==> flow/design.v <==
module synchronizer(
	input clk,
	input reset_n,
	input async,
	output logic sync
);
	logic d1;
	always_ff @(posedge clk) begin 
		if(~reset_n) begin
			 d1 <= 0;
			 sync <= 0;
		end else begin
			 d1 <= async;
			 sync <= d1;
		end
	end
endmodule
module ff #(parameter BIT_RESET = 1) (
	input clk,     
	input reset_n,   
	input D,
	input en_i,
	output logic Q
);
	always_ff @(posedge clk) begin : proc_
		if(~reset_n) begin
			Q <= BIT_RESET;
		end else if(en_i) begin
			Q <= D;
		end else Q <= Q;
	end
endmodule : ff
module parity (
    input  logic        parity_type_i,      
    input  logic [7:0]  data_i,
    input  logic [1:0]  data_bit_num_i,     
    output logic        parity_bit_o
);
    logic parity_calculated;
    always_comb begin
        case (data_bit_num_i)
            2'b00: parity_calculated = ^data_i[4:0];    
            2'b01: parity_calculated = ^data_i[5:0];    
            2'b10: parity_calculated = ^data_i[6:0];    
            2'b11: parity_calculated = ^data_i[7:0];    
            default: parity_calculated = ^data_i;       
        endcase
        parity_bit_o = (parity_type_i) ? parity_calculated : ~parity_calculated;
    end
endmodule : parity
module piso (
	input clk,     
	input reset_n,   
	input shift_en_i,
	input load_en_i,
	input load_d0_i,
	input [7:0] data_i,
	output logic tx_o
);	
	logic [7:0] data;
	wire  f1, f2, f3, f4, f5, f6, f7;
	assign data[7] = load_en_i ? data_i[7] : 1;
	assign data[6] = load_en_i ? data_i[6] : f7;
	assign data[5] = load_en_i ? data_i[5] : f6;
	assign data[4] = load_en_i ? data_i[4] : f5;
	assign data[3] = load_en_i ? data_i[3] : f4;
	assign data[2] = load_en_i ? data_i[2] : f3;
	assign data[1] = load_en_i ? data_i[1] : f2;
	assign data[0] = (load_d0_i) ? 0 : (load_en_i ? data_i[0] : f1);
	ff ff_1_inst (.clk(clk), .reset_n(reset_n), .en_i(shift_en_i), .D(data[0]), .Q(tx_o));
	ff ff_2_inst (.clk(clk), .reset_n(reset_n), .en_i(shift_en_i), .D(data[1]), .Q(f1));
	ff ff_3_inst (.clk(clk), .reset_n(reset_n), .en_i(shift_en_i), .D(data[2]), .Q(f2));
	ff ff_4_inst (.clk(clk), .reset_n(reset_n), .en_i(shift_en_i), .D(data[3]), .Q(f3));
	ff ff_5_inst (.clk(clk), .reset_n(reset_n), .en_i(shift_en_i), .D(data[4]), .Q(f4));
	ff ff_6_inst (.clk(clk), .reset_n(reset_n), .en_i(shift_en_i), .D(data[5]), .Q(f5));
	ff ff_7_inst (.clk(clk), .reset_n(reset_n), .en_i(shift_en_i), .D(data[6]), .Q(f6));
	ff ff_8_inst (.clk(clk), .reset_n(reset_n), .en_i(shift_en_i), .D(data[7]), .Q(f7));
endmodule 
module transmitter_controller (
	input clk,     
	input reset_n,   
	input tx_en_i,
	input start_tx_i,
	input trans_data_fi_i,
	input trans_stop_fi_i,
	input tick_d_i,
	input parity_en_i,
	input cts_ni,
	output logic trans_en_o,
	output logic tx_finish_o
);
	typedef enum logic [2:0] {
        IDLE,  
        CTS, 
        WAIT, 
        TRANS_START,  
        TRANS_DATA, 
        TRANS_PARITY,  
        TRANS_STOP, 
        FINISH 
    } state_t; 
	state_t current_state, next_state;
	always_ff @(posedge clk) begin 
		if(~reset_n) begin
				current_state <= IDLE;
		end else begin
				 current_state<= next_state;
			end
		end
	logic start_tx_d;
	always_ff @(posedge clk) begin 
		if(~reset_n) begin
			 start_tx_d<= 0;
		end else begin
			start_tx_d<= start_tx_i;
		end
	end
	assign negedge_start = start_tx_d & ~start_tx_i; 
	logic start_en_d, start_en_d1;
	always_ff @(posedge clk) begin : proc_
		if(~reset_n) begin
			start_en_d <= 0;
			start_en_d1 <= 0;
		end else begin
			start_en_d <= negedge_start;
			start_en_d1 <= start_en_d;
		end
	end
	always_comb begin
		case (current_state)
			IDLE:  next_state = (tx_en_i) ? CTS: IDLE;
			CTS: next_state = (~cts_ni) ? WAIT : (~tx_en_i) ? IDLE: CTS;
			WAIT: next_state = (cts_ni) ? CTS :  (~tx_en_i)? IDLE : (start_en_d1) ? TRANS_START : WAIT;
			TRANS_START: next_state =  (tick_d_i) ? TRANS_DATA: TRANS_START;
			TRANS_DATA: next_state = (trans_data_fi_i & parity_en_i) ? TRANS_PARITY : (trans_data_fi_i & ~parity_en_i) ? TRANS_STOP : TRANS_DATA;
			TRANS_PARITY: next_state = (tick_d_i) ? TRANS_STOP : TRANS_PARITY;
			TRANS_STOP: next_state = (trans_stop_fi_i) ? FINISH : TRANS_STOP;
			FINISH:	next_state = (tx_en_i & ~cts_ni & start_en_d1) ? TRANS_START : (tx_en_i & ~cts_ni) ? WAIT : (tx_en_i) ? CTS :  IDLE;
			default: next_state = IDLE; 
		endcase
	end
	always_comb begin
		trans_en_o = 1'b0;
		tx_finish_o = 1'b0;
		case (current_state)
			TRANS_START: begin
				trans_en_o = 1'b1;
			end
			TRANS_DATA: begin
				trans_en_o = 1'b1;
			end
			TRANS_PARITY: begin
				trans_en_o = 1'b1;
			end
			TRANS_STOP: begin
				trans_en_o = 1'b1;
			end
			FINISH:	tx_finish_o = 1'b1;
			default: begin
					trans_en_o = 1'b0;
		            tx_finish_o = 1'b0;
		    end
		endcase
	end
endmodule 	
module uart_transmitter(
    input clk,
    input reset_n,
    input start_tx_i,
    input tx_en_i,
    input parity_type_i,
    input parity_en_i,
    input [7:0] data_i,
    input tick_i,
    input stop_bit_num_i,
    input cts_ni,
    input [1:0] data_bit_num_i,
    output logic tx_o,
    output logic trans_fi_o
);
    logic [3:0] data_size;
    logic [3:0] cnt_data_trans;
    logic [1:0] stop_bit_size;
    logic [3:0] total_data;
    logic [7:0] data;
    wire trans_en;
    wire shift_en; 
    assign shift_en = trans_en ? tick_i : 1'b0;
    assign stop_bit_size = (stop_bit_num_i) ? 2: 1;
      always_comb begin
        case (data_bit_num_i)
            2'b00: begin
                data_size = 4'd5;
                data = {3'b111, data_i[4:0]};
            end
            2'b01: begin
                data_size = 4'd6;
                data = {2'b11, data_i[5:0]};
            end
            2'b10: begin
                data_size = 4'd7;
                data = {1'b1, data_i[6:0]};
            end
            2'b11: begin
                data_size = 4'd8;
                data = data_i;
            end
        endcase
        total_data = data_size + parity_en_i + stop_bit_size + 1;
    end
    logic [7:0] sampled_data;
    logic [3:0] total_data_sampled;
    logic [3:0] data_size_sampled;
    always_ff @(posedge clk) begin
        if(~reset_n) begin
            sampled_data <= 0;
            total_data_sampled <= 0;
            data_size_sampled <= 0;
        end else begin
            sampled_data <= data;
            total_data_sampled <= total_data;
            data_size_sampled <=  data_size;
        end
    end
    logic tick_d;
    always_ff @(posedge clk) begin
        if(~reset_n) begin
            tick_d <= 0;
        end else begin
            tick_d <= tick_i;
        end
    end
    always_ff @(posedge clk) begin 
            if(~reset_n) begin
                 cnt_data_trans <= 0;
            end else if(shift_en) begin
                 cnt_data_trans <=  cnt_data_trans + 1;
            end else if(~trans_en)  begin
                cnt_data_trans <= 0;
            end
        end 
    wire parity_bit_o;
    parity parity_inst
        (
            .parity_type_i (parity_type_i),
            .data_i        (sampled_data),
            .data_bit_num_i(data_bit_num_i),
            .parity_bit_o  (parity_bit_o)
        );
    wire trans_data_fi, trans_stop_fi;
    assign trans_data_fi = (cnt_data_trans == (1+ data_size_sampled));
    assign trans_stop_fi = (cnt_data_trans == total_data_sampled);
    wire load_d0;
    assign load_d0 = (~|cnt_data_trans) | (parity_en_i & ~parity_bit_o & trans_data_fi);
    wire load_en;
    assign load_en = cnt_data_trans == 1;
    logic load_d0_sampled;
    logic load_en_sampled;
    logic trans_data_fi_sampled;
    logic trans_stop_fi_sampled;
    always_ff @(posedge clk) begin
           if(~reset_n) begin
            load_d0_sampled <= 0;
            load_en_sampled <= 0;
            trans_data_fi_sampled <= 0;
            trans_stop_fi_sampled <= 0;
        end else begin
            load_d0_sampled <= load_d0;
            load_en_sampled <= load_en;
            trans_data_fi_sampled <=  trans_data_fi;
            trans_stop_fi_sampled <=  trans_stop_fi;
        end
    end
    transmitter_controller transmitter_controller_inst
        (
            .clk             (clk),
            .reset_n         (reset_n),
            .tx_en_i         (tx_en_i),
            .start_tx_i      (start_tx_i),
            .trans_data_fi_i (trans_data_fi_sampled),
            .trans_stop_fi_i (trans_stop_fi_sampled),
            .tick_d_i        (tick_d),
            .cts_ni         (cts_ni),
            .parity_en_i     (parity_en_i),
            .trans_en_o      (trans_en),
            .tx_finish_o     (trans_fi_o)
        );
    piso piso_inst
        (
            .clk        (clk),
            .reset_n    (reset_n),
            .shift_en_i (shift_en),
            .load_en_i  (load_en_sampled),
            .load_d0_i (load_d0_sampled),
            .data_i     (sampled_data),
            .tx_o       (tx_o)
        );
endmodule 
module transmitter_fifo #(parameter DEPTH = 16)(
	input clk,
	input reset_n,
	input [7:0] fifo_tx_i,
	input fifo_tx_push_i,
	input fifo_tx_pop_i,
	input fifo_tx_reset_i,
	output logic  [7:0] fifo_tx_o,
	output  fifo_tx_empty_o,
	output  fifo_tx_full_o
	);
   localparam PTR_WIDTH = $clog2(DEPTH);
   logic [7:0] mem [0:DEPTH-1];
   logic [PTR_WIDTH-1:0] rd_ptr, wr_ptr;
   logic [PTR_WIDTH:0]   count;
    assign  fifo_tx_empty_o = (count == 0);
    assign fifo_tx_full_o  = (count == DEPTH);
    assign fifo_tx_o = mem[rd_ptr];
     always_ff @(posedge clk) begin
        if (~reset_n ) begin
            rd_ptr <= 0;
            wr_ptr <= 0;
            count  <= 0;
        end else if(fifo_tx_reset_i)  begin 
             rd_ptr <= 0;
            wr_ptr <= 0;
            count  <= 0;
        end else begin
            if (fifo_tx_push_i & !fifo_tx_full_o) begin
                mem[wr_ptr] <= fifo_tx_i;
                wr_ptr <= wr_ptr + 1;
                count <= count + 1;
            end
            if (fifo_tx_pop_i & !fifo_tx_empty_o) begin
                rd_ptr <= rd_ptr + 1;
                count <= count - 1;
            end
        end
    end
endmodule
module uart_tx_top (
    input        clk,
    input        reset_n,
    input        fifo_en_i,              
    input        tx_en_i,
    input        parity_type_i,
    input        parity_en_i,
    input        tick_i,
    input fifo_tx_reset_i,
    input        stop_bit_num_i,
    input [1:0]  data_bit_num_i,
    input [7:0]  data_i,  
    input hf_en_i,
    input cts_ni,              
    input        write_data_i,  
    input start_tx_i,        
    output         tx_o,
    output         fifo_tx_empty_o,
    output         fifo_tx_full_o,
    output         trans_fi_o
);
    logic tx_busy;
    assign fifo_tx_pop = fifo_en_i & trans_fi_o & ~fifo_tx_empty_o;
    logic [7:0] fifo_data_out;
    logic       fifo_push;
    logic write_data_d1, write_data_d2;
    always_ff @(posedge clk) begin 
        if (~reset_n) begin
            write_data_d1 <= 0;
            write_data_d2 <= 0;
        end else begin
            write_data_d1 <= write_data_i;
            write_data_d2 <= write_data_d1;
        end
    end
    synchronizer inst_synchronizer (.clk(clk), .reset_n(reset_n), .async(cts_ni), .sync(cts_sync));
    logic tx_busy_pulse;
    assign negedge_write_data_en = ~write_data_d1 & write_data_d2;
    assign fifo_push = fifo_en_i & negedge_write_data_en;
    assign cts_n = hf_en_i ? cts_sync : 0;
    transmitter_fifo fifo_tx_inst (
        .clk(clk),
        .reset_n(reset_n),
        .fifo_tx_i(data_i),
        .fifo_tx_push_i(fifo_push),
        .fifo_tx_pop_i(fifo_tx_pop),
        .fifo_tx_reset_i(fifo_tx_reset_i), 
        .fifo_tx_o(fifo_data_out),
        .fifo_tx_empty_o(fifo_tx_empty_o),
        .fifo_tx_full_o(fifo_tx_full_o)
    );
    logic [7:0] tx_data_mux;
    logic       start_tx;
    always_comb begin
        if (fifo_en_i) begin
            tx_data_mux = fifo_data_out;
            start_tx = start_tx_i |  (~fifo_tx_empty_o & tx_busy_pulse);
        end else begin
            tx_data_mux = data_i;
            start_tx    = start_tx_i; 
        end
    end
    logic tx_busy_d;
    always_ff @(posedge clk) begin 
        if(~reset_n) begin
            tx_busy_d <= 0;
        end else begin
            tx_busy_d <= tx_busy;
        end
    end
    assign negedge_tx_busy = ~tx_busy & tx_busy_d;
        always_ff @(posedge clk) begin 
        if(~reset_n) begin
            tx_busy_pulse <= 0;
        end else if (negedge_tx_busy) begin
            tx_busy_pulse <= 1;
        end else begin
            tx_busy_pulse <= 0;
        end
    end
     always_ff @(posedge clk) begin
        if (~reset_n) begin
            tx_busy <= 1'b0;
        end else if (trans_fi_o) begin
            tx_busy <= 1'b0;
        end else if (start_tx & tx_en_i) begin
            tx_busy <= 1'b1;  
        end
    end
    uart_transmitter uart_tx_inst (
        .clk(clk),
        .reset_n(reset_n),
        .cts_ni(cts_n),
        .start_tx_i(start_tx),
        .tx_en_i(tx_en_i),
        .parity_type_i(parity_type_i),
        .parity_en_i(parity_en_i),
        .data_i(tx_data_mux),
        .tick_i(tick_i),
        .stop_bit_num_i(stop_bit_num_i),
        .data_bit_num_i(data_bit_num_i),
        .tx_o(tx_o),
        .trans_fi_o(trans_fi_o)
    );
endmodule
module shift_register(
		input clk,
		input reset_n,
		input shift_en_i,
		input data_i,
		output [7:0] data_o
	);
	logic [7:0] shift_regs;
	always_ff @(posedge clk) begin
		if(~reset_n) begin
			shift_regs <= 0;
		end else if(shift_en_i) begin
			 shift_regs <= {data_i, shift_regs[7:1]} ;
		end
	end
	assign data_o = shift_regs;
endmodule
module receiver_controller(
		input clk,
		input reset_n,
		input rx_en_i,
		input start_bit_detected_i,
		input clk_1x_i,
		input clk_2x_i,
		input receive_data_fi_i,
		input receive_total_fi_i,
		input parity_en_i,
		input rts_ni,
		output logic receive_en,
		output logic data_o_valid,
		output logic receive_data_en
	);
	typedef enum logic [2:0] {
        IDLE,  
        RTS, 
        SCAN,  
        WAIT_START,  
        RECEIVE_DATA, 
        RECEIVE_PARITY, 
        RECEIVE_STOP, 
        FINISH 
    } state_t; 
	state_t current_state, next_state;
	always_ff @(posedge clk) begin 
		if(~reset_n) begin
				current_state <= IDLE;
		end else begin
				 current_state<= next_state;
			end
		end
	always_comb begin
		case (current_state)
			IDLE:  next_state = (rx_en_i) ? RTS: IDLE;
			RTS: next_state = (~rts_ni) ? SCAN : (~rx_en_i) ? IDLE: RTS; 
			SCAN: next_state = (rts_ni) ? RTS : (~rx_en_i)? IDLE : (start_bit_detected_i) ? WAIT_START : SCAN;
			WAIT_START: next_state = (clk_1x_i) ? RECEIVE_DATA: WAIT_START;
			RECEIVE_DATA: next_state = (receive_data_fi_i & parity_en_i) ? RECEIVE_PARITY : (receive_data_fi_i & ~ parity_en_i) ? RECEIVE_STOP : RECEIVE_DATA;  
			RECEIVE_PARITY : next_state = (clk_2x_i) ? RECEIVE_STOP : RECEIVE_PARITY;
			RECEIVE_STOP: next_state = (receive_total_fi_i) ? FINISH: RECEIVE_STOP;
			FINISH: next_state =  (rx_en_i & ~rts_ni & start_bit_detected_i) ? WAIT_START : (rx_en_i & ~rts_ni) ? SCAN : (rx_en_i) ? RTS : IDLE;
		endcase
	end
	always_comb begin
		receive_data_en = 1'b0;
		receive_en = 1'b0;
		data_o_valid = 1'b0;
		case (current_state)
			RECEIVE_DATA: begin
				receive_data_en = 1'b1;
				receive_en = 1'b1;
			end
			RECEIVE_PARITY: begin
				receive_en = 1'b1;
			end
			RECEIVE_STOP: begin
				receive_en = 1'b1;
			end
			FINISH:	data_o_valid = 1'b1;
			default: begin
					receive_data_en = 1'b0;
                    receive_en = 1'b0;
                    data_o_valid = 1'b0;
			end
		endcase
	end
endmodule
module uart_receiver(
		input clk,
		input reset_n,
		input rx_en_i,
		input tick_i,
	    input parity_type_i,
	    input parity_en_i,
    	input tx_i,
   		input stop_bit_num_i,
    	input [1:0] data_bit_num_i,
    	output logic [7:0] data_o,
    	input rts_ni,
    	output logic data_o_valid,
    	output logic parity_err_o,
    	output logic stop_bit_err_o
    	);
		logic [3:0] clk_div;
	wire tx_sync;
	synchronizer sync(
		.clk(clk),
		.reset_n(reset_n),
		.async(tx_i),
		.sync(tx_sync)
		);
	logic d1;
	always_ff @(posedge clk) begin 
		if(~reset_n) begin
			d1 <= 0;
		end else begin
			d1 <= tx_sync;
		end
	end
  	logic [3:0] data_size;
    logic [1:0] stop_bit_size;
    logic [3:0] total_data_size;
	logic [3:0] data_size_sampled;
	logic [3:0] total_data_size_sampled;
    logic [7:0] data;
    wire [7:0] data_receive;
    wire receive_en;
    	wire receive_data_en;
	assign clk_1x = clk_div == 4'b1111 & tick_i;
	assign clk_2x = clk_div == 4'b1110 & tick_i;
	assign data_receive_en = clk_1x  & receive_en;
	assign shift_receive_en = clk_1x & receive_data_en;
	logic [3:0] count_data;
	assign receive_data_fi = count_data == data_size_sampled;
    assign receive_total_fi_i = count_data == total_data_size_sampled;
	assign start_bit_detected = (d1 & ~tx_sync);
	assign stop_bit_size = (stop_bit_num_i) ? 2 : 1;
	assign parity_check = count_data == data_size_sampled & data_receive_en;
	logic parity_check_sampled;
	logic parity_bit_sampled;
	assign parity_bit = (parity_check_sampled) ? tx_sync : 0; 
	wire expected_parity_bit = (^data) ^ parity_type_i;
	assign parity_err = (parity_en_i && parity_check_sampled) ?
						(parity_bit_sampled != expected_parity_bit) : 1'b0;
  	assign stop_bit_1_check = (count_data == data_size_sampled + parity_en_i) && data_receive_en; 
  	assign stop_bit_2_check = (count_data == data_size_sampled + parity_en_i + 1) && data_receive_en;
	logic stop_bit_1_check_sampled;
	logic stop_bit_2_check_sampled;
  	assign stop_bit_err = (stop_bit_1_check_sampled & (tx_sync != 1'b1)) |
                      (stop_bit_num_i & stop_bit_2_check_sampled & (tx_sync != 1'b1));
always_ff @(posedge clk) begin
		if(~reset_n) begin
			data_o <= 0;
		end else if(receive_total_fi_i) begin
				data_o <= data;
			end
		end
      always_comb begin
        case (data_bit_num_i)
            2'b00: begin
                data_size = 4'd5;
                data = {3'b000, data_receive[7:3]};
            end
            2'b01: begin
                data_size = 4'd6;
                data = {2'b00, data_receive[7:2]};
            end
            2'b10: begin
                data_size = 4'd7;
                data = {1'b0, data_receive[7:1]};
            end
            2'b11: begin
                data_size = 4'd8;
                data = data_receive;
            end
        endcase
        total_data_size = data_size + parity_en_i + stop_bit_size;
    end
	always_ff @(posedge clk) begin
		if(~reset_n) begin
			 parity_err_o <= 0;
			 data_size_sampled <= 0;
			 total_data_size_sampled <= 0;
			 parity_check_sampled <= 0;
			 parity_bit_sampled <= 0;
			 stop_bit_1_check_sampled <= 0;
			 stop_bit_2_check_sampled <= 0;
			 stop_bit_err_o <= 0;
		end else begin
			 parity_err_o <= parity_err;
			 data_size_sampled <= data_size;
			 total_data_size_sampled <= total_data_size;
			 parity_check_sampled <= parity_check;
			 parity_bit_sampled <= parity_bit;
			 stop_bit_1_check_sampled <= stop_bit_1_check;
			 stop_bit_2_check_sampled <= stop_bit_2_check;
			 stop_bit_err_o <= stop_bit_err;
		end
	end
	always_ff @(posedge clk) begin
		if(~reset_n) begin
			 count_data <= 0;
		end else if(data_receive_en) begin
			 count_data <= count_data + 1;
		end else if(receive_total_fi_i) begin
				count_data <= 0;
			end
	end
	always_ff @(posedge clk) begin 
		if(~reset_n) begin
			clk_div <= 0;
		end else if(tick_i) begin
			clk_div <= clk_div + 1;
		end
	end
		shift_register shift_register_inst
		(
			.clk        (clk),
			.reset_n    (reset_n),
			.shift_en_i (shift_receive_en),
			.data_i     (tx_sync),
			.data_o     (data_receive)
		);
	receiver_controller receiver_controller_inst
		(
			.clk                  (clk),
			.reset_n              (reset_n),
			.rx_en_i              (rx_en_i),
			.rts_ni              (rts_ni),
			.start_bit_detected_i (start_bit_detected),
			.clk_1x_i             (clk_1x),
			.clk_2x_i             (clk_2x),
			.receive_data_fi_i    (receive_data_fi),
			.receive_total_fi_i   (receive_total_fi_i),
			.parity_en_i          (parity_en_i),
			.receive_data_en      (receive_data_en),
			.data_o_valid         (data_o_valid),
			.receive_en (receive_en)
		);
endmodule
module receiver_fifo #(
    parameter DEPTH = 16
)(
    input            clk,
    input             reset_n,
    input   [7:0] fifo_rx_i,
    input               fifo_rx_push_i,
    input               fifo_rx_pop_i,
    input               fifo_rx_reset_i,
    input   [1:0]       fifo_rx_trig_level_i,
    output logic [7:0] fifo_rx_o,
    output              fifo_rx_empty_o,
    output              fifo_rx_full_o,
    output fifo_rx_triggered_o
    );
    localparam PTR_WIDTH = $clog2(DEPTH);
    logic [7:0] mem [0:DEPTH-1];
    logic [PTR_WIDTH-1:0] rd_ptr, wr_ptr;
    logic [PTR_WIDTH:0]   count;
    logic [PTR_WIDTH:0] trig_level;
    always_comb begin
        case (fifo_rx_trig_level_i)
            2'd0: trig_level = 1;
            2'd1: trig_level = 4;
            2'd2: trig_level = 8;
            default: trig_level = 14;
        endcase
    end
    assign fifo_rx_triggered_o = (count >= trig_level);
    assign fifo_rx_empty_o = (count == 0);
    assign fifo_rx_full_o  = (count == DEPTH);
    assign fifo_rx_o = mem[rd_ptr];
    always_ff @(posedge clk) begin
        if (~reset_n) begin
            rd_ptr <= 0;
            wr_ptr <= 0;
            count  <= 0;
        end else if(fifo_rx_reset_i) begin
            rd_ptr <= 0;
            wr_ptr <= 0;
            count  <= 0;
        end else begin
            if (fifo_rx_push_i & !fifo_rx_full_o) begin
                mem[wr_ptr] <= fifo_rx_i;
                wr_ptr <= wr_ptr + 1;
                count <= count + 1;
            end
            if (fifo_rx_pop_i & !fifo_rx_empty_o) begin
                rd_ptr <= rd_ptr + 1;
                count <= count - 1;
            end
        end
    end
endmodule
module uart_rx_top (
    input        clk,
    input        reset_n,
    input        rx_en_i,
    input        tick_i,
    input        parity_type_i,
    input        parity_en_i,
    input        tx_i,
    input fifo_rx_reset_i,
    input        stop_bit_num_i,
    input [1:0]  data_bit_num_i,
    input        fifo_en_i,    
    input  force_rts_i,                
    input        fifo_rx_pop_i,
    input [1:0]  fifo_rx_trig_level_i,
    input        hf_en_i,
    input rdr_empty_i,
    output logic [7:0]  data_o,
    output logic        data_o_valid,
    output logic        parity_err_o,
    output logic        stop_bit_err_o,
    output logic        fifo_rx_empty_o,
    output fifo_rx_overrun,
    output logic rts_no
);
    logic [7:0] receiver_data;
    logic       receiver_data_valid;
    wire fifo_rx_full_o;
    wire trigger_fifo_lt_14;
    assign trigger_fifo_lt_14 = ~(fifo_rx_trig_level_i[0] & fifo_rx_trig_level_i[1]);
    uart_receiver uart_rx_inst (
        .clk(clk),
        .reset_n(reset_n),
        .rx_en_i(rx_en_i),
        .tick_i(tick_i),
        .parity_type_i(parity_type_i),
        .parity_en_i(parity_en_i),
        .tx_i(tx_i),
        .rts_ni        (rts_no),
        .stop_bit_num_i(stop_bit_num_i),
        .data_bit_num_i(data_bit_num_i),
        .data_o(receiver_data),
        .data_o_valid(receiver_data_valid),
        .parity_err_o(parity_err_o),
        .stop_bit_err_o(stop_bit_err_o)
    );
    wire fifo_rx_triggered;
    logic [7:0] fifo_out;
    logic       fifo_push;
    always_ff @(posedge clk) begin
        if(~reset_n) begin
            rts_no <= 0;
        end else if(hf_en_i) begin
           if(force_rts_i) begin
            rts_no <= 0;
            end else if( (~fifo_en_i & ~rdr_empty_i) | (fifo_en_i &(trigger_fifo_lt_14 & fifo_rx_triggered) | (~trigger_fifo_lt_14 & fifo_rx_triggered))) begin 
                rts_no <= 1;
            end else if(  (~fifo_en_i & rdr_empty_i) | (fifo_en_i & (trigger_fifo_lt_14 & rts_no & fifo_rx_empty_o) | (~trigger_fifo_lt_14 & ~fifo_rx_triggered))) begin
                rts_no <= 0;
            end
         end
    end
    assign fifo_push = fifo_en_i && receiver_data_valid;
    receiver_fifo fifo_rx_inst (
        .clk(clk),
        .reset_n(reset_n),
        .fifo_rx_i(receiver_data),
        .fifo_rx_push_i(fifo_push),
        .fifo_rx_pop_i(fifo_rx_pop_i),
        .fifo_rx_reset_i(fifo_rx_reset_i),  
        .fifo_rx_o(fifo_out),
        .fifo_rx_empty_o(fifo_rx_empty_o),
        .fifo_rx_trig_level_i(fifo_rx_trig_level_i),
        .fifo_rx_full_o(fifo_rx_full_o),
        .fifo_rx_triggered_o (fifo_rx_triggered)
           );
    logic fifo_rx_pop_d;
    always_ff @(posedge clk) begin 
        if(~reset_n) begin
            fifo_rx_pop_d <= 0;
        end else begin
            fifo_rx_pop_d <= fifo_rx_pop_i;
        end
    end
    wire negedge_rx_pop= ~fifo_rx_pop_i & fifo_rx_pop_d;
    assign fifo_rx_overrun = fifo_en_i & fifo_rx_full_o & receiver_data_valid;
    logic [7:0] msg;
    logic data_valid;
    always_comb begin
        if (fifo_en_i) begin
            msg       = fifo_out;
            data_valid = (fifo_rx_empty_o & receiver_data_valid) | (~fifo_rx_empty_o & negedge_rx_pop );
        end else begin
            msg       = receiver_data;
            data_valid = receiver_data_valid;
        end
    end
    logic data_valid_d;
    always_ff @(posedge clk) begin : proc_
        if(~reset_n) begin
            data_o_valid <= 0;
            data_valid_d <= 0;      
        end else  begin
            data_valid_d <= data_valid;
             data_o_valid <= data_valid_d;
        end
    end
    always_ff @(posedge clk) begin
        if(~reset_n) begin
            data_o <= 0;
        end else if(data_valid_d) begin
            data_o <= msg;
        end
    end
endmodule
module baud_generator #(
    parameter SYSTEM_FREQUENCY = 50_000_000,
    parameter SAMPLING_RATE = 16
) (
    input clk,
    input reset_n,
    input [2:0] baud_sl_i,
    output logic tick_tx,
    output logic tick_rx
);
    logic [31:0] BIT_PERIOD_TX, BIT_PERIOD_RX;
    logic [31:0] counter_tx, counter_rx;
    logic [2:0] baud_sl_prev;
    logic baud_changed;
    logic [31:0] BIT_PERIOD_TX_SEL, BIT_PERIOD_RX_SEL;
    always_comb begin
        case (baud_sl_i)
            3'd0: begin BIT_PERIOD_TX_SEL = SYSTEM_FREQUENCY / 4800;   BIT_PERIOD_RX_SEL = SYSTEM_FREQUENCY / (16 *4800);   end
            3'd1: begin BIT_PERIOD_TX_SEL = SYSTEM_FREQUENCY / 9600;   BIT_PERIOD_RX_SEL = SYSTEM_FREQUENCY / (16 *9600);   end
            3'd2: begin BIT_PERIOD_TX_SEL = SYSTEM_FREQUENCY / 14400;  BIT_PERIOD_RX_SEL = SYSTEM_FREQUENCY / (16 *14400);  end
            3'd3: begin BIT_PERIOD_TX_SEL = SYSTEM_FREQUENCY / 19200;  BIT_PERIOD_RX_SEL = SYSTEM_FREQUENCY / (16 *19200);  end
            3'd4: begin BIT_PERIOD_TX_SEL = SYSTEM_FREQUENCY / 38400;  BIT_PERIOD_RX_SEL = SYSTEM_FREQUENCY / (16 *38400);  end
            3'd5: begin BIT_PERIOD_TX_SEL = SYSTEM_FREQUENCY / 57600;  BIT_PERIOD_RX_SEL = SYSTEM_FREQUENCY / (16 *57600);  end
            3'd6: begin BIT_PERIOD_TX_SEL = SYSTEM_FREQUENCY / 115200; BIT_PERIOD_RX_SEL = SYSTEM_FREQUENCY / (16 *115200); end
            default: begin BIT_PERIOD_TX_SEL = SYSTEM_FREQUENCY / 230400; BIT_PERIOD_RX_SEL = SYSTEM_FREQUENCY / (16 *230400); end
        endcase
    end
    always_ff @(posedge clk) begin
        if (!reset_n) begin
            baud_sl_prev <= 0;
            baud_changed <= 0;
        end else begin
            baud_changed <= (baud_sl_i != baud_sl_prev);
            baud_sl_prev <= baud_sl_i;
        end
    end
    always_ff @(posedge clk) begin : proc_
        if(~reset_n) begin
            BIT_PERIOD_TX <= SYSTEM_FREQUENCY / 115200;
            BIT_PERIOD_RX <= SYSTEM_FREQUENCY / (16 *115200);
        end else if(baud_changed) begin
            BIT_PERIOD_TX <= BIT_PERIOD_TX_SEL;
            BIT_PERIOD_RX <= BIT_PERIOD_RX_SEL;
        end
    end
    always_ff @(posedge clk) begin
        if (~reset_n ) begin
            counter_tx <= 0;
            tick_tx <= 0;
        end else if(baud_changed) begin
         counter_tx <= 0;
            tick_tx <= 0;
        end else begin
            if (counter_tx == BIT_PERIOD_TX - 1) begin
                counter_tx <= 0;
                tick_tx <= 1;
            end else begin
                counter_tx <= counter_tx + 1;
                tick_tx <= 0;
            end
        end
    end
    always_ff @(posedge clk) begin
        if (!reset_n || baud_changed) begin
            counter_rx <= 0;
            tick_rx <= 0;
        end else begin
            if (counter_rx == BIT_PERIOD_RX - 1) begin
                counter_rx <= 0;
                tick_rx <= 1;
            end else begin
                counter_rx <= counter_rx + 1;
                tick_rx <= 0;
            end
        end
    end
endmodule
module apb_controller(
	input clk,
	input reset_n,
	input psel_i,
	input penable_i,
	input addr_err_i,
	output logic pready_o,
	output logic act_en_o,
	output logic pslverr_o
);
assign pslverr_o = addr_err_i & pready_o;
	typedef enum logic [1:0] {
    IDLE   = 2'b00,
    SETUP  = 2'b01,
    WAIT_ = 2'b10,
    ACCESS = 2'b11
  } state_e;
  state_e current_state, next_state;
  always_ff @(posedge clk) begin
    if (~reset_n) begin
      current_state <= IDLE;
    end else begin
      current_state <= next_state;
    end
  end
   always_comb begin
    next_state = IDLE;
    case (current_state)
      IDLE: begin
        if (psel_i & !penable_i) begin
          next_state = SETUP;
        end
      end
      SETUP: begin
      	if(~psel_i) next_state = IDLE;
      	else if(penable_i) next_state = WAIT_;
      	else next_state = SETUP;
      end
      WAIT_: begin
      	next_state = ACCESS;
      end
      ACCESS: begin
      	next_state = IDLE;
      end
      default: next_state = IDLE;
    endcase
  end
 always_comb begin
 	pready_o = 1'b0;
 	act_en_o = 1'b0;
    case (current_state)
      IDLE: begin
      end
      SETUP: begin
      end
      WAIT_: begin
      	act_en_o = 1'b1;
      end
      ACCESS: begin
      	pready_o = 1'b1;
      end
    endcase
  end
endmodule 
module register_file (
	input        clk,            
	input        reset_n,
	input [11:0] addr_i,
	input        wr_rd_i,
	input        en_i,
	input [31:0] pwdata_i,
	input [3:0]  byte_strobe_i,
	output logic [31:0] prdata_o,
	output logic [31:0] tdr_o,
	input [31:0] rdr_i,
	output logic [31:0] lcr_o,
	output logic [31:0] ocr_o,
	input [31:0] lsr_i,
	output logic [31:0] fcr_o,
	output logic [31:0] ier_o,
	input [31:0] iir_i,
  output logic [31:0] hcr_o,
	output logic        addr_err_o
);
    localparam logic [11:0] ADDR_TDR = 12'h000;
    localparam logic [11:0] ADDR_RDR = 12'h004;
    localparam logic [11:0] ADDR_LCR = 12'h008;
    localparam logic [11:0] ADDR_OCR = 12'h00C;
    localparam logic [11:0] ADDR_LSR = 12'h010;
    localparam logic [11:0] ADDR_FCR = 12'h014;
    localparam logic [11:0] ADDR_IER = 12'h018;
    localparam logic [11:0] ADDR_IIR = 12'h01C;
    localparam logic [11:0] ADDR_HCR = 12'h020;
  wire start_tx_pulse;
  assign start_tx_pulse = ocr_o[1];
  always_ff @(posedge clk) begin
    if (~reset_n) begin
      tdr_o       <= 32'b0;
      lcr_o       <= 32'b0;
      ocr_o       <= 32'b0;
      fcr_o       <= 32'b0;
      ier_o       <= 32'b0;
      hcr_o <=    32'b0;
      prdata_o    <= 32'b0;
      addr_err_o  <= 1'b0;
    end else begin
      addr_err_o <= 1'b0;
      if (start_tx_pulse) begin
        ocr_o[1] <= 1'b0; 
      end
      if (en_i & wr_rd_i) begin   
        unique case (addr_i)
          ADDR_TDR: begin
            if (byte_strobe_i[0]) tdr_o[7:0]    <= pwdata_i[7:0];
            if (byte_strobe_i[1]) tdr_o[15:8]   <= pwdata_i[15:8];
            if (byte_strobe_i[2]) tdr_o[23:16]  <= pwdata_i[23:16];
            if (byte_strobe_i[3]) tdr_o[31:24]  <= pwdata_i[31:24];
          end
        ADDR_LCR: begin
          if (byte_strobe_i[0]) lcr_o[7:0]    <= pwdata_i[7:0];
          if (byte_strobe_i[1]) lcr_o[15:8]   <= pwdata_i[15:8];
          if (byte_strobe_i[2]) lcr_o[23:16]  <= pwdata_i[23:16];
          if (byte_strobe_i[3]) lcr_o[31:24]  <= pwdata_i[31:24];
        end
        ADDR_OCR: begin
          if (byte_strobe_i[0]) ocr_o[7:0]    <= pwdata_i[7:0];
          if (byte_strobe_i[1]) ocr_o[15:8]   <= pwdata_i[15:8];
          if (byte_strobe_i[2]) ocr_o[23:16]  <= pwdata_i[23:16];
          if (byte_strobe_i[3]) ocr_o[31:24]  <= pwdata_i[31:24];
        end
        ADDR_FCR: begin
          if (byte_strobe_i[0]) fcr_o[7:0]    <= pwdata_i[7:0];
          if (byte_strobe_i[1]) fcr_o[15:8]   <= pwdata_i[15:8];
          if (byte_strobe_i[2]) fcr_o[23:16]  <= pwdata_i[23:16];
          if (byte_strobe_i[3]) fcr_o[31:24]  <= pwdata_i[31:24];
        end
        ADDR_IER: begin
          if (byte_strobe_i[0]) ier_o[7:0]    <= pwdata_i[7:0];
          if (byte_strobe_i[1]) ier_o[15:8]   <= pwdata_i[15:8];
          if (byte_strobe_i[2]) ier_o[23:16]  <= pwdata_i[23:16];
          if (byte_strobe_i[3]) ier_o[31:24]  <= pwdata_i[31:24];
        end
      ADDR_HCR: begin
        if (byte_strobe_i[0]) hcr_o[7:0]    <= pwdata_i[7:0];
        if (byte_strobe_i[1]) hcr_o[15:8]   <= pwdata_i[15:8];
        if (byte_strobe_i[2]) hcr_o[23:16]  <= pwdata_i[23:16];
        if (byte_strobe_i[3]) hcr_o[31:24]  <= pwdata_i[31:24];
      end
      default: addr_err_o <= 1'b1;
    endcase
    end else if (en_i & !wr_rd_i) begin   
        unique case (addr_i)
          ADDR_TDR: prdata_o <= tdr_o;
          ADDR_RDR: prdata_o <= rdr_i;
          ADDR_LCR: prdata_o <= lcr_o;
          ADDR_OCR: prdata_o <= ocr_o;
          ADDR_LSR: prdata_o <= lsr_i;
          ADDR_FCR: prdata_o <= fcr_o;
          ADDR_IER: prdata_o <= ier_o;
          ADDR_IIR: prdata_o <= iir_i;
          ADDR_HCR: prdata_o <= hcr_o;
          default: begin
            prdata_o   <= 32'b0;
            addr_err_o <= 1'b1;
          end
        endcase
      end
    end
  end
endmodule
module apb_slave (
	input clk,    
	input preset_n,  
	input psel,
	input penable,
	input pwrite,
	input[11:0] paddr,
	input[3:0] pstrb,
	input[31:0] pwdata,
	output pready,
	output pslverr,
	output[31:0] prdata,
	output [31:0] tdr,
	input  [31:0] rdr,
	output logic [31:0] lcr,
	output logic [31:0] ocr,
	input [31:0] lsr,
	output logic [31:0] fcr,
	output logic [31:0] ier,
	input [31:0] iir,
	output logic [31:0] hcr
);
	logic addr_err;
	logic register_access_en;
	apb_controller apb_controller_inst
		(
			.clk        (clk),
			.reset_n    (preset_n),
			.psel_i     (psel),
			.penable_i  (penable),
			.addr_err_i (addr_err),
			.pready_o   (pready),
			.act_en_o   (register_access_en),
			.pslverr_o  (pslverr)
		);
	register_file register_file_inst
		(
			.clk           (clk),
			.reset_n       (preset_n),
			.addr_i        (paddr),
			.wr_rd_i       (pwrite),
			.en_i          (register_access_en),
			.pwdata_i      (pwdata),
			.byte_strobe_i (pstrb),
			.prdata_o      (prdata),
			.tdr_o         (tdr),
			.rdr_i         (rdr),
			.lcr_o         (lcr),
			.ocr_o         (ocr),
			.lsr_i         (lsr),
			.fcr_o         (fcr),
			.ier_o         (ier),
			.iir_i         (iir),
	.hcr_o        (hcr),
			.addr_err_o    (addr_err)
		);
endmodule 
module apb_uart #(
    parameter SYSTEM_FREQUENCY = 50_000_000,
    parameter SAMPLING_RATE = 16
)(
    input pclk,  
    input preset_n,  
    input psel,
    input penable,
    input pwrite,
    input[11:0] paddr,
    input[3:0] pstrb,
    input[31:0] pwdata,
    output pready,
    output pslverr,
    output[31:0] prdata,
    output irq,
    output logic baud_o,
    output logic tick_rx, 
    input cts_n,
    input rx,
    output tx,
    output rts_n
);
    localparam logic [11:0] ADDR_TDR = 12'h000;
    localparam logic [11:0] ADDR_RDR = 12'h004;
    localparam logic [11:0] ADDR_LCR = 12'h008;
    localparam logic [11:0] ADDR_OCR = 12'h00C;
    localparam logic [11:0] ADDR_LSR = 12'h010;
    localparam logic [11:0] ADDR_FCR = 12'h014;
    localparam logic [11:0] ADDR_IER = 12'h018;
    localparam logic [11:0] ADDR_IIR = 12'h01C;
    localparam logic [11:0] ADDR_HCR = 12'h020;
    logic [31:0] tdr;
    logic [31:0] rdr;
    logic [31:0] lcr;
    logic [31:0] ocr;
    logic [31:0] lsr;
    logic [31:0] fcr;
    logic [31:0] ier;
    logic [31:0] iir;
    logic [31:0] hcr;
    logic [31:0] pwdata_d;
    logic psel_d;
    logic penable_d;
    logic pwrite_d;
    logic [11:0] paddr_d;
    logic [3:0] pstrb_d;
    always_ff @(posedge pclk or negedge preset_n) begin
        if(~preset_n) begin
             pwdata_d<= 0;
             psel_d <= 0;
             penable_d <= 0;
             pwrite_d <= 0;
             paddr_d <= 0;
             pstrb_d <= 0;
        end else begin
            pwdata_d <= pwdata;
            psel_d <= psel;
            penable_d <= penable;
            pwrite_d <= pwrite;
            paddr_d <= paddr;
            pstrb_d <= pstrb;
        end
    end
    apb_slave apb_slave_inst
        (
            .clk      (pclk),
            .preset_n (preset_n),
            .psel     (psel_d),
            .penable  (penable_d),
            .pwrite   (pwrite_d),
            .paddr    (paddr_d),
            .pstrb    (pstrb_d),
            .pwdata   (pwdata_d),
            .pready   (pready),
            .pslverr  (pslverr),
            .prdata   (prdata),
            .tdr      (tdr),
            .rdr      (rdr),
            .lcr      (lcr),
            .ocr      (ocr),
            .lsr      (lsr),
            .fcr      (fcr),
            .ier      (ier),
            .iir      (iir),
            .hcr     (hcr)
        );
    assign cpu_read_rdr = pready & !pwrite & paddr == ADDR_RDR;
    assign cpu_write_tdr = pready & pwrite & paddr == ADDR_TDR;
    assign cpu_read_lsr = pready & !pwrite & paddr == ADDR_LSR;
    assign cpu_read_iir = pready & !pwrite & paddr == ADDR_IIR;
    logic tdr_empty;
    wire data_o_valid;
    wire fifo_rx_empty;
    wire fifo_rx_overrun;
    wire parity_err;
    wire stop_bit_err;
    logic rdr_empty;
    wire [7:0] data_received;
    wire fifo_tx_empty;
    wire fifo_tx_full;
    wire lsr0_set;
    assign lsr1_set = (~fcr[0] & ~rdr_empty) | (fcr[0] & ~fifo_rx_empty);
    assign lsr2_set = parity_err;
    assign lsr3_set = stop_bit_err;
    assign lsr4_set = (~fcr[0] & tdr_empty) | (fcr[0] & fifo_tx_empty);
    assign lsr5_set = (fcr[0] & parity_err & stop_bit_err);
    assign lsr6_set = (~fcr[0] & ~rdr_empty & data_o_valid) | fifo_rx_overrun;
    logic [31:0] prdata_prev;
    always_ff @(posedge pclk or negedge preset_n) begin 
        if(~preset_n) begin
            prdata_prev <= 0;
        end else begin
            prdata_prev <= prdata;
        end
    end
    assign lsr0_reset = cpu_read_lsr & ~prdata_prev[0] & prdata[0];
    assign lsr1_reset = (~fcr[0] & rdr_empty) | (fcr[0] & fifo_rx_empty);
    assign lsr2_reset = cpu_read_lsr & ~prdata_prev[2] & prdata[2];
    assign lsr3_reset = cpu_read_lsr & ~prdata_prev[3] & prdata[3];
    assign lsr4_reset = (~fcr[0] & ~tdr_empty) | (fcr[0] & ~fifo_tx_empty);
    assign lsr5_reset = cpu_read_lsr & ~prdata_prev[5] & prdata[5];
    assign lsr6_reset = cpu_read_lsr & ~prdata_prev[6] & prdata[6];
    logic cpu_write_tdr_d;
    always_ff @(posedge pclk or negedge preset_n) begin
        if (~preset_n) cpu_write_tdr_d <= 0;
        else cpu_write_tdr_d <= cpu_write_tdr;
    end  
    always_ff @(posedge pclk or negedge preset_n) begin 
        if(~preset_n) begin
             tdr_empty<= 1;
        end else if(cpu_write_tdr_d) begin
             tdr_empty <= 0;
        end else if((~fcr[0] &~tdr_empty & ocr[1] ) | (fcr[0] & ocr[1] & fifo_tx_empty)) begin
            tdr_empty <= 1;
        end
    end
    assign fifo_rx_pop_ready = cpu_read_rdr & ~fifo_rx_empty;
    logic fifo_rx_pop;
    always_ff @(posedge pclk or negedge preset_n) begin
        if(~preset_n) begin
            fifo_rx_pop <= 0;
        end else begin
            fifo_rx_pop <= fifo_rx_pop_ready;
        end
    end
    assign tick_tx = baud_o;
    baud_generator #(
        .SYSTEM_FREQUENCY(SYSTEM_FREQUENCY),
        .SAMPLING_RATE(SAMPLING_RATE)
    ) baud_gen_inst (
        .clk(pclk),
        .reset_n(preset_n),
        .baud_sl_i(lcr[7:5]),
        .tick_tx(baud_o),
        .tick_rx(tick_rx)
    );
    uart_tx_top uart_tx_top_inst
        (
            .clk             (pclk),
            .reset_n         (preset_n),
            .fifo_en_i       (fcr[0]),
            .tx_en_i         (ocr[0]),
            .parity_type_i   (lcr[4]),
            .parity_en_i     (lcr[3]),
            .tick_i          (tick_tx),
            .stop_bit_num_i  (lcr[2]),
            .cts_ni           (cts_n),
            .hf_en_i         (hcr[0]),
            .data_bit_num_i  (lcr[1:0]),
            .fifo_tx_reset_i(fcr[2]),
            .data_i          (tdr[7:0]),
            .write_data_i    (cpu_write_tdr_d), 
            .start_tx_i  (ocr[1]), 
            .tx_o            (tx),
            .fifo_tx_empty_o (fifo_tx_empty),
            .fifo_tx_full_o  (fifo_tx_full),
            .trans_fi_o       (lsr0_set)
        );
    uart_rx_top uart_rx_top_inst
        (
            .clk                  (pclk),
            .reset_n              (preset_n),
            .rx_en_i              (ocr[2]),
            .tick_i               (tick_rx),
            .parity_type_i        (lcr[4]),
            .parity_en_i          (lcr[3]),
            .tx_i                 (rx),
            .stop_bit_num_i       (lcr[2]),
            .data_bit_num_i       (lcr[1:0]),
            .fifo_en_i              (fcr[0]),
            .fifo_rx_reset_i     (fcr[1]),
            .fifo_rx_trig_level_i(fcr[4:3]),
            .hf_en_i             (hcr[0]),
            .force_rts_i          (hcr[1]),
            .fifo_rx_pop_i        (fifo_rx_pop),
            .data_o               (data_received),
            .data_o_valid         (data_o_valid),
            .parity_err_o         (parity_err),
            .stop_bit_err_o       (stop_bit_err),
            .fifo_rx_empty_o      (fifo_rx_empty),
            .fifo_rx_overrun     (fifo_rx_overrun),
            .rts_no              (rts_n),
            .rdr_empty_i      (rdr_empty)
        );
    always_ff @(posedge pclk or negedge preset_n) begin 
        if(~preset_n) begin
            lsr[31:0] <= 0;
        end else begin
            if(lsr0_set) begin
                lsr[0] <= 1;
            end 
            if(lsr0_reset) begin
                lsr[0] <= 0;
            end
            if(lsr1_set) begin
                lsr[1] <= 1;
            end 
            if(lsr1_reset) begin
                lsr[1] <= 0;
            end
            if(lsr2_set) begin
                lsr[2] <= 1;
            end 
            if(lsr2_reset) begin
                lsr[2] <= 0;
            end
            if(lsr3_set) begin
                lsr[3] <= 1;
            end 
            if(lsr3_reset) begin
                lsr[3] <= 0;
            end
            if(lsr4_set) begin
                lsr[4] <= 1;
            end 
            if(lsr4_reset) begin
                lsr[4] <= 0;
            end
            if(lsr5_set) begin
                lsr[5] <= 1;
            end 
            if(lsr5_reset) begin
                lsr[5] <= 0;
            end
            if(lsr6_set) begin
                lsr[6] <= 1;
            end 
            if(lsr6_reset) begin
                lsr[6] <= 0;
            end
        end
    end
    always_ff @(posedge pclk or negedge preset_n) begin 
        if(~preset_n) begin
            rdr <= 0;
            rdr_empty <= 1;
        end else if(data_o_valid) begin
            rdr <= {24'b0, data_received};
            rdr_empty <= 1'b0;
        end else if(cpu_read_rdr) begin
            rdr_empty <= 1'b1;
        end
    end
    wire lsr_stt = (lsr[2] | lsr[3]  | lsr[5] | lsr[6]);
       always_ff @(posedge pclk or negedge preset_n) begin 
        if(~preset_n) begin
            iir <= 32'h00000001; 
        end else begin
            if(cpu_read_iir) begin
                iir[2:0] <=  3'b001; 
            end else begin
                if(ier[2] & lsr_stt) begin
                    iir[2:0] <=  3'b110; 
                end else if(ier[0] & ~rdr_empty) begin
                    iir[2:0] <=  3'b100; 
                end else if(ier[1] & tdr_empty & ocr[1]) begin
                    iir[2:0] <=  3'b010; 
                end 
            end
        end
    end
    assign irq = ~iir[0];
endmodule
# Step by step through the tools: apb_uart
# What the tools print for apb_uart, step after step.
# Line numbers count from 1 in the design file above.
# Operators: Yosys type, input widths -> output width; for muxes data width and select width s.
# Not given: n/a
# design
design	apb_uart
clock_port	pclk
lib	sky130hd
corner	tt_025C_1v80

# Elaborated design
# Source: Yosys, flattened and elaborated, memories not mapped. Widths are those after wreduce. Print and check cells do not count.
# Memory sizes are those after Yosys's memory passes, which may raise the word count (mostly to a power of two), join words into wider ones and drop unused or constant bits.
# op_classes
addsub	24
n_reduce_logical	85
n_cmp	1
muxes	124
n_eq	55
bitwise	126
# op_table
operator	count
$pmux 32 s9	1
$pmux 14 s7	1
$and 1x1->1	83
$eq 12x5->1 const B	6
$reduce_and 3->1	24
$pmux 10 s7	1
$add 32x1->32 const B	2
$sub 32x1->32 const B	2
$eq 32x32->1	2
$pmux 8 s4	2
$mux 8	8
$mux 1	60
$mux 4	14
$mux 3	18
$pmux 3 s8	2
$eq 3x3->1 const B	11
$add 4x1->4 const B	8
$not 1->1	25
$eq 12x3->1 const B	2
$eq 12x4->1 const B	2
$logic_not 12->1	2
$reduce_bool 2->1	12
$mux 5	4
$eq 3x2->1 const B	6
$or 1x1->1	17
$eq 4x4->1	4
$reduce_xor 8->1	2
$pmux 4 s4	1
# Not listed: further kinds 44, cells in them 93.
# bits
out_inout_bits	39
in_bits	55
clocked_rd_ports_x_width	16
mem_bits_rw	256
ff_bits	565
elab_cells	528
mem_count	2
# mem_list
name	size	word_bits	read_ports	wr	line	text
uart_rx_top_inst.fifo_rx_inst.mem	16	8	1	1	699	logic [7:0] mem [0:DEPTH-1];
uart_tx_top_inst.fifo_tx_inst.mem	16	8	1	1	311	logic [7:0] mem [0:DEPTH-1];

# Longest topological paths
# Longest topological path by Yosys (ltp), each cell counted once; first at word level (registers and memories cut), then after technology mapping (sequential cells cut; the memories' decode and read muxes count).
# depth
ltp_word	10
abc_area	1
depth_mapped	15
depth_no_buf	15

# Mapped cells and area
# The flow's flattened synthesis, as Yosys stat reports it; memories are mapped. The netlist is that of the ABC_AREA named above (0 if unset); the other value can give another one.
# mapped
seq_area_um2	19172.1
ffs	810
area_um2	33980.1
stdcells	3835
# types
cell	count
sky130_fd_sc_hd__dfxtp_1	476
sky130_fd_sc_hd__edfxtp_1	256
sky130_fd_sc_hd__nor2_1	552
sky130_fd_sc_hd__o21ai_0	408
sky130_fd_sc_hd__dfrtp_1	75
sky130_fd_sc_hd__nand2_1	489
sky130_fd_sc_hd__inv_1	438
sky130_fd_sc_hd__a21oi_1	253
sky130_fd_sc_hd__nand3_1	141
sky130_fd_sc_hd__xor2_1	76
sky130_fd_sc_hd__ha_1	44
sky130_fd_sc_hd__o22ai_1	76
sky130_fd_sc_hd__clkbuf_1	113
sky130_fd_sc_hd__o221ai_1	47
sky130_fd_sc_hd__xnor2_1	40
sky130_fd_sc_hd__nor3_1	53
sky130_fd_sc_hd__nand4_1	42
sky130_fd_sc_hd__o211ai_1	29
# Not listed: further types 38, cells in them 227.

# Timing after synthesis
# Path of least setup slack by OpenSTA after synthesis, without wires, with an ideal clock, recovery checks aside; 20% of the period is set as input and as output delay. Where synthesis merged equal registers, the netlist keeps one of their names.
# synth_timing
path_kind	in2reg
start	input preset_n
end	memory uart_tx_top_inst.fifo_tx_inst.mem[11][0]
t_first_pin_ns	4.000
path_buffers	1
slack_ns	14.259
clock_period_ns	20.0
path_delay_ns	1.740
input_delay_ns	4.000
driving_pins	5
setup_ns	0.383
arrival_time_ns	5.357
synth_period_reached_ns	5.741
# "path_delay_ns" is the arrival time less input delay plus setup time.
# "driving_pins" counts driving pins, that of a launching flip-flop among them; a cell with two outputs on the path counts twice.
# "synth_period_reached_ns" is the clock period less the worst setup slack; recovery checks do not enter. This is arithmetic on one report: input and output delays are still those of the set period (20% each).
# Between the ends stands the longest chain of elaborated cells between them, by number of cells; it is not shown to be the way that was timed. Of several equally long chains one is given.
# Each line given opens the expression or statement behind the cell; cells for indexed reads and writes are added by Yosys, which also makes memories of some case tables.
# The path ends at the enable pin of a flip-flop; only ways to that pin are counted.
# synth_between
path_cell_list	sky130_fd_sc_hd__clkbuf_1 -> sky130_fd_sc_hd__clkinv_1 -> sky130_fd_sc_hd__nor2_1 -> sky130_fd_sc_hd__inv_1 -> sky130_fd_sc_hd__nor3_1
elab_chain_len	1
cone_cells	2
cone_lines	1
cone_classes	2 x mux
# synth_rtl
element	line	text
start, declared	1161	input preset_n,
$mux 4	318	if (~reset_n ) begin
end, declared	311	logic [7:0] mem [0:DEPTH-1];

# Timing after layout
# From the final timing report of run 1: the path of least setup slack in the routed layout; clock arrival at registers is part of the times.
# layout_timing
path_kind	in2reg
start	input preset_n
end	memory uart_tx_top_inst.fifo_tx_inst.mem[14][0]
driving_pins	8
clock_period_ns	7.92
arrival_time_ns	4.05
t_first_pin_ns	1.58
input_delay_ns	1.58
slack_ns	4.16
setup_ns	0.37
path_buffers	2
# Between the ends stands the longest chain of elaborated cells between them, by number of cells; it is not shown to be the way that was timed. Of several equally long chains one is given.
# The path ends at the enable pin of a flip-flop; only ways to that pin are counted.
# layout_between
path_cell_list	sky130_fd_sc_hd__buf_8 -> sky130_fd_sc_hd__clkinv_2 -> sky130_fd_sc_hd__nor2_1 -> sky130_fd_sc_hd__buf_4 -> sky130_fd_sc_hd__inv_1 -> sky130_fd_sc_hd__nor2_1 -> sky130_fd_sc_hd__nand2_1 -> sky130_fd_sc_hd__nor2_1
elab_chain_len	1
cone_cells	2
cone_lines	1
cone_classes	2 x mux
# layout_rtl
element	line	text
start, declared	1161	input preset_n,
$mux 4	318	if (~reset_n ) begin
end, declared	311	logic [7:0] mem [0:DEPTH-1];

# Below are 6 stored runs of the flow (Yosys, OpenROAD; platform sky130hd) on apb_uart, each with its settings and what was measured, unordered. Constraints: input delay and output delay 20% of the set period each, output load 0.01 pF.
# "period_less_ws_ns" means the clock period less the worst setup slack. The figure is calculated, with input and output delays left at 20% of the set period.
# "worst_path_allowed_less_slack_ns" is the time allowed to the run's worst setup path (the clock period less input and output delay, where it has them) less its slack. Clock arrival times count: a late capture clock shortens it, a late launch clock lengthens it.
# "power_uw" rests on the timing tool's default activity at the inputs, not on a simulated workload.
# Settings: . = not set for that run.
# Results: . = not shown.
stored run	ABC_AREA	CAP_MARGIN	CORE_ASPECT_RATIO	CORE_UTILIZATION	CTS_CLUSTER_DIAMETER	MAX_ROUTING_LAYER	PLACE_DENSITY_LB_ADDON	SLEW_MARGIN	period_ns	CORE_MARGIN	CELL_PAD_IN_SITES_DETAIL_PLACEMENT	CELL_PAD_IN_SITES_GLOBAL_PLACEMENT	CTS_CLUSTER_SIZE	MIN_ROUTING_LAYER	SETUP_SLACK_MARGIN	GPL_ROUTABILITY_DRIVEN	GPL_TIMING_DRIVEN	HOLD_SLACK_MARGIN	power_uw	setupTns_ns	period_less_ws_ns	ys_area_um2	final_util_pct	final_die_area_um2	worst_path_allowed_less_slack_ns	critical_path_kind	timing.setup.ws_ns
run 1	1	35	0.9	28	250	met5	0.22	15	7.92	2	.	.	.	.	.	.	.	.	8888	0.000	3.759	33980.1	33.1	124163.0	2.18	in2reg	4.161
run 2	.	20	.	58	.	.	.	20	20.0	7	2	3	60	met2	5.0	.	.	.	.	.	.	.	.	.	.	.	.
run 3	1	35	.	45	196	.	.	30	3.7	7	1	3	38	met2	0.98	0	0	-0.02	13901	0.000	2.762	33980.1	50.7	83402.6	2.76	reg2reg	0.938
run 4	.	20	.	40	.	.	.	20	5.51	2	.	.	.	.	.	.	.	.	12272	0.000	3.565	33271.9	46.1	85503.6	3.57	reg2reg	1.945
run 5	.	20	.	64	.	.	.	25	20.0	7	2	3	18	met2	5.0	.	.	.	.	.	.	.	.	.	.	.	.
run 6	0	10	0.96	46	.	met5	0.23	20	9.97	7	.	.	.	met1	.	0	0	.	6922	0.000	4.880	33271.9	53.7	80058.9	2.89	in2reg	5.090
# Run 2: no results, placement failed with GPL-0301
# Run 5: no results, placement failed with GPL-0301
